==> flow/design.v <==
module sig_altmult_add
(
	input signed [15:0] dataa, datab, datac, datad,
	input 		clock, aclr,
	output reg 	[32:0] result
);
	reg signed	[15:0] dataa_reg, datab_reg, datac_reg, datad_reg;
	reg signed	[31:0] mult0_result, mult1_result;
	always @ (posedge clock or posedge aclr) begin
    	if (aclr) begin
			dataa_reg <= {16{1'b0}};
			datab_reg <= {16{1'b0}};
			datac_reg <= {16{1'b0}};
			datad_reg <= {16{1'b0}};
			mult0_result <= {32{1'b0}};
			mult1_result <= {32{1'b0}};
			result <= {33{1'b0}};
		end
		else begin
			dataa_reg <= dataa;
			datab_reg <= datab;
			datac_reg <= datac;
			datad_reg <= datad;
			mult0_result <= dataa_reg * datab_reg;
			mult1_result <= datac_reg * datad_reg;
			result <= mult0_result + mult1_result;
		end
	end
endmodule
==> reports on sig_altmult_add <==
### Reports on sig_altmult_add

Tool output for the design above before and after an edit, in the order of the flow.
Lines under "unedited" count in the file above, lines under "edited" in the edited file.
"change": "edited" minus "unedited" as printed here.
Operators carry their Yosys type and port widths (W data, S select, Z words).
Library cell names are shortened.
A cell with -- has no value.

* top module: sig_altmult_add
* clock: clock
* standard-cell library: sky130hd
* library corner: tt_025C_1v80

### The edit

Unified diff, file above to edited file.
The edited RTL no longer does the same as the RTL above: the edit was made by script, with no optimisation intended.

```diff
@@ -23,5 +23,5 @@
 			datad_reg <= datad;
 			mult0_result <= dataa_reg * datab_reg;
-			mult1_result <= datac_reg * datad_reg;
+			mult1_result <= datac_reg + datad_reg;
 			result <= mult0_result + mult1_result;
 		end
```

### Word level

Yosys after proc, flatten, opt, wreduce and memory -nomap, before mapping. Enables and synchronous resets that opt folds into registers are not counted as muxes. Memory bits, and registers merged into a memory's read port (data or address), are not among the register bits. Print and check cells are not counted. Equal cells are merged and count once.

Word-level totals
* register bits after elaboration: unedited 161, edited 146, change -15
* input port bits: unedited 66, edited 66, change 0
* cells after elaboration: unedited 10, edited 10, change 0

Operators by class
* add/subtract/negate cells: unedited 1, edited 2, change +1
* multiply operators: unedited 2, edited 1, change -1

Operators with widths
* $mul A16 B16 Y32: unedited 2, edited 1, change -1
* $add A32 B32 Y33: unedited 1, edited 0, change -1
* $add A16 B16 Y17: unedited 0, edited 1, change +1
* $add A32 B17 Y33: unedited 0, edited 1, change +1

### Longest topological paths

Yosys ltp: most cells in a row. Word level: on the elaborated netlist, between registers, memories and ports. Mapped: between sequential cells and ports; inverters and the memories' decode and read muxes count.

Logic depth
* word-level depth: unedited 1, edited 1, change 0
* ABC_AREA: unedited 0, edited 0
* mapped depth: unedited 24, edited 23, change -1
* depth with buffers taken out: unedited 23, edited 22, change -1

### Mapped cells and area

Yosys stat after the flow's synthesis: flattened, memories mapped to cells. It holds for the ABC_AREA given above (unset counts as 0); a run with the other value may have another netlist.

Synthesis totals
* cell count: unedited 2596, edited 1534, change -1062
* mapped area (µm²): unedited 25525.7, edited 15721.3, change -9804.4
* area of sequential cells (µm²): unedited 4028.9, edited 3653.5, change -375.4
* flip-flop cells: unedited 161, edited 146, change -15
* buffers: unedited 76, edited 41, change -35

Cells by type
* inv_1: unedited 617, edited 313, change -304
* fa_1: unedited 525, edited 264, change -261
* and2_1: unedited 246, edited 123, change -123
* nand2_1: unedited 275, edited 160, change -115
* ha_1: unedited 196, edited 130, change -66
* clkbuf_1: unedited 69, edited 40, change -29
* nor2_1: unedited 75, edited 47, change -28
* dfrtp_1: unedited 161, edited 146, change -15
* xnor2_1: unedited 66, edited 52, change -14
* a21oi_1: unedited 59, edited 48, change -11
* a21o_1: unedited 37, edited 27, change -10
* nand2b_1: unedited 17, edited 7, change -10
* a31oi_1: unedited 13, edited 3, change -10
* o21ai_1: unedited 1, edited 10, change +9
* o21ai_0: unedited 31, edited 23, change -8
* o21a_1: unedited 15, edited 7, change -8
* nor3_1: unedited 20, edited 13, change -7
* a211oi_1: unedited 10, edited 5, change -5

Not every row of either side is listed.

### Worst setup path after synthesis

Source: OpenSTA report_checks on the synthesized netlist (no wires, ideal clock, input and output delay 20% of the period each), path of least setup slack; recovery checks are left aside. Register names are those of the netlist, which keeps one name where synthesis merged equal registers.

Timing path post-synthesis
* path type: unedited flip-flop to flip-flop, edited flip-flop to flip-flop
* from: unedited reg datac_reg[15], edited reg dataa_reg[11]
* to: unedited reg mult1_result[31], edited reg mult0_result[29]
* clock period (ns): unedited 7.0, edited 7.0, change 0.0
* launch time at the first pin (ns): unedited 0.000, edited 0.000, change 0.000
* arrival time (ns): unedited 6.199, edited 5.649, change -0.550
* data required time (ns): unedited 6.920, edited 6.859, change -0.061
* setup slack (ns): unedited 0.721, edited 1.210, change +0.489
* path delay (ns): unedited 6.279, edited 5.790, change -0.489
* stages on the path: unedited 22, edited 22, change 0
* path buffers: unedited 2, edited 1, change -1
* period reached after synthesis (ns): unedited 6.279, edited 5.79, change -0.489

"path delay" = arrival - input delay + setup time.
"stages on the path" counts driving pins, that of a launching flip-flop among them; a cell with two outputs on the path counts twice.
"period reached after synthesis" = period - worst setup slack (recovery checks aside). The figure is calculated, with input and output delays left at 20% of the set period.
The rows between start and end are the longest chain of elaborated cells between them; the timing report does not say that the signal goes this way. Where chains are equally long, one stands for them.
Each line given opens the expression or statement behind the cell; cells for indexed reads and writes are added by Yosys, which also makes memories of some case tables.

On the way, post-synthesis, unedited:
* path through: dfrtp_1 -> clkbuf_1 -> nand2_1 -> inv_1 -> fa_1 -> fa_1 -> fa_1 -> fa_1 -> fa_1 -> inv_1 -> fa_1 -> inv_1 -> ha_1 -> clkbuf_1 -> o21a_1 -> o21ai_0 -> o221a_2 -> a21boi_0 -> a2111oi_2 -> o31ai_1 -> a21oi_1 -> xnor2_1
* length of the longest elaborated chain: 1
* elaborated cells on any way between the ends: 1
* source lines of those cells: 1
* classes of those cells: mul (1)

RTL lines, path post-synthesis, unedited
* start: declaration: RTL line 7 `reg signed [15:0] dataa_reg, datab_reg, datac_reg, datad_reg;`
* start: assignment: RTL line 13 `datac_reg <= {16{1'b0}};`
* start: assignment: RTL line 22 `datac_reg <= datac;`
* $mul A16 B16 Y32: RTL line 25 `mult1_result <= datac_reg * datad_reg;`
* end: assignment: RTL line 16 `mult1_result <= {32{1'b0}};`
* end: assignment: RTL line 25
* end: declaration: RTL line 8 `reg signed [31:0] mult0_result, mult1_result;`

On the way, post-synthesis, edited:
* path through: dfrtp_1 -> clkbuf_1 -> nand2_1 -> fa_1 -> fa_1 -> fa_1 -> inv_1 -> fa_1 -> fa_1 -> inv_1 -> fa_1 -> inv_1 -> ha_1 -> and3_1 -> nand2_1 -> o211ai_2 -> a31oi_4 -> nor3_2 -> nor2_1 -> o21ai_1 -> mux2i_1 -> o2111ai_1
* length of the longest elaborated chain: 1
* elaborated cells on any way between the ends: 1
* source lines of those cells: 1
* classes of those cells: mul (1)

RTL lines, path post-synthesis, edited
* start: declaration: RTL line 7 `reg signed [15:0] dataa_reg, datab_reg, datac_reg, datad_reg;`
* start: assignment: RTL line 11 `dataa_reg <= {16{1'b0}};`
* start: assignment: RTL line 20 `dataa_reg <= dataa;`
* $mul A16 B16 Y32: RTL line 24 `mult0_result <= dataa_reg * datab_reg;`
* end: assignment: RTL line 15 `mult0_result <= {32{1'b0}};`
* end: assignment: RTL line 24
* end: declaration: RTL line 8 `reg signed [31:0] mult0_result, mult1_result;`

### Timing after layout

Path of least setup slack in the final report of each run of pair A (OpenROAD, finished layout, wires in). Where an end is a register, its clock arrival counts in the times.

Timing path post-layout
* path type: unedited flip-flop to flip-flop, edited flip-flop to flip-flop
* from: unedited reg datab_reg[9], edited reg dataa_reg[8]
* to: unedited reg mult0_result[29], edited reg mult0_result[29]
* clock period (ns): unedited 7.0, edited 7.0, change 0.0
* launch time at the first pin (ns): unedited 0.49, edited 0.44, change -0.05
* arrival time (ns): unedited 7.03, edited 6.66, change -0.37
* data required time (ns): unedited 7.36, edited 7.31, change -0.05
* setup slack (ns): unedited 0.33, edited 0.65, change +0.32
* stages on the path: unedited 22, edited 22, change 0
* path buffers: unedited 0, edited 0, change 0

The rows between start and end are the longest chain of elaborated cells between them; the timing report does not say that the signal goes this way. Where chains are equally long, one stands for them.

On the way, post-layout, unedited:
* path through: dfrtp_1 -> nand2_1 -> fa_1 -> inv_1 -> fa_1 -> inv_1 -> fa_1 -> inv_1 -> fa_1 -> fa_1 -> inv_1 -> fa_1 -> inv_1 -> ha_1 -> a21o_1 -> a21o_1 -> a221o_1 -> a21oi_1 -> a21oi_1 -> o21ai_1 -> nor4bb_1 -> a311o_1
* length of the longest elaborated chain: 1
* elaborated cells on any way between the ends: 1
* source lines of those cells: 1
* classes of those cells: mul (1)

RTL lines, path post-layout, unedited
* start: declaration: RTL line 7 `reg signed [15:0] dataa_reg, datab_reg, datac_reg, datad_reg;`
* start: assignment: RTL line 12 `datab_reg <= {16{1'b0}};`
* start: assignment: RTL line 21 `datab_reg <= datab;`
* $mul A16 B16 Y32: RTL line 24 `mult0_result <= dataa_reg * datab_reg;`
* end: assignment: RTL line 15 `mult0_result <= {32{1'b0}};`
* end: assignment: RTL line 24
* end: declaration: RTL line 8 `reg signed [31:0] mult0_result, mult1_result;`

On the way, post-layout, edited:
* path through: dfrtp_1 -> and2_1 -> fa_1 -> inv_1 -> fa_1 -> fa_1 -> inv_1 -> fa_1 -> fa_1 -> inv_1 -> fa_1 -> inv_1 -> ha_1 -> and3_1 -> nand2_1 -> o211ai_2 -> a31oi_4 -> nor3_2 -> nor2_1 -> o21ai_1 -> mux2i_1 -> o2111ai_1
* length of the longest elaborated chain: 1
* elaborated cells on any way between the ends: 1
* source lines of those cells: 1
* classes of those cells: mul (1)

RTL lines, path post-layout, edited
* start: declaration: RTL line 7 `reg signed [15:0] dataa_reg, datab_reg, datac_reg, datad_reg;`
* start: assignment: RTL line 11 `dataa_reg <= {16{1'b0}};`
* start: assignment: RTL line 20 `dataa_reg <= dataa;`
* $mul A16 B16 Y32: RTL line 24 `mult0_result <= dataa_reg * datab_reg;`
* end: assignment: RTL line 15 `mult0_result <= {32{1'b0}};`
* end: assignment: RTL line 24
* end: declaration: RTL line 8 `reg signed [31:0] mult0_result, mult1_result;`

### Layout results

Both versions went through the flow (Yosys, OpenROAD) with the same settings in each pair. Constraints: input delay and output delay 20% of the set period each, output load 0.01 pF.

Settings, pair A:
* CORE_UTILIZATION: 40
* period_ns: 7.0
* CAP_MARGIN: 20
* CORE_MARGIN: 2
* SLEW_MARGIN: 20

Final reports, pair A
* chip area in the Yosys report (µm²): unedited 25525.7, edited 15721.3, change -9804.4
* total die area (µm²): unedited 65851.3, edited 40905.1, change -24946.2
* standard-cell area after layout (µm²): unedited 28059.4, edited 17792.1, change -10267.3
* post-layout utilization (%): unedited 44.5, edited 45.9, change +1.4
* setup slack of the worst path (ns): unedited 0.332, edited 0.652, change +0.320
* summed negative setup slack (ns): unedited 0.000, edited 0.000, change 0.000
* post-route worst hold slack (ns): unedited 0.492, edited 0.473, change -0.019
* clock period achieved (ns): unedited 6.668, edited 6.348, change -0.320

Settings, pair B:
* CELL_PAD_IN_SITES_GLOBAL_PLACEMENT: 2
* CORE_UTILIZATION: 21
* GPL_TIMING_DRIVEN: 1
* MIN_ROUTING_LAYER: met2
* PLACE_DENSITY_LB_ADDON: 0.01
* SLEW_MARGIN: 30
* period_ns: 7.58
* CAP_MARGIN: 20
* CORE_MARGIN: 2

Final reports, pair B
* chip area in the Yosys report (µm²): unedited 25525.7, edited 15721.3, change -9804.4
* total die area (µm²): unedited 124355.0, edited 77067.3, change -47287.7
* standard-cell area after layout (µm²): unedited 29090.4, edited 18420.2, change -10670.2
* post-layout utilization (%): unedited 24.2, edited 24.8, change +0.6
* setup slack of the worst path (ns): unedited 0.449, edited 1.003, change +0.554
* summed negative setup slack (ns): unedited 0.000, edited 0.000, change 0.000
* post-route worst hold slack (ns): unedited 0.508, edited 0.489, change -0.019
* clock period achieved (ns): unedited 7.131, edited 6.577, change -0.554

"clock period achieved" means the clock period less the worst setup slack. The figure is calculated, with input and output delays left at 20% of the set period.
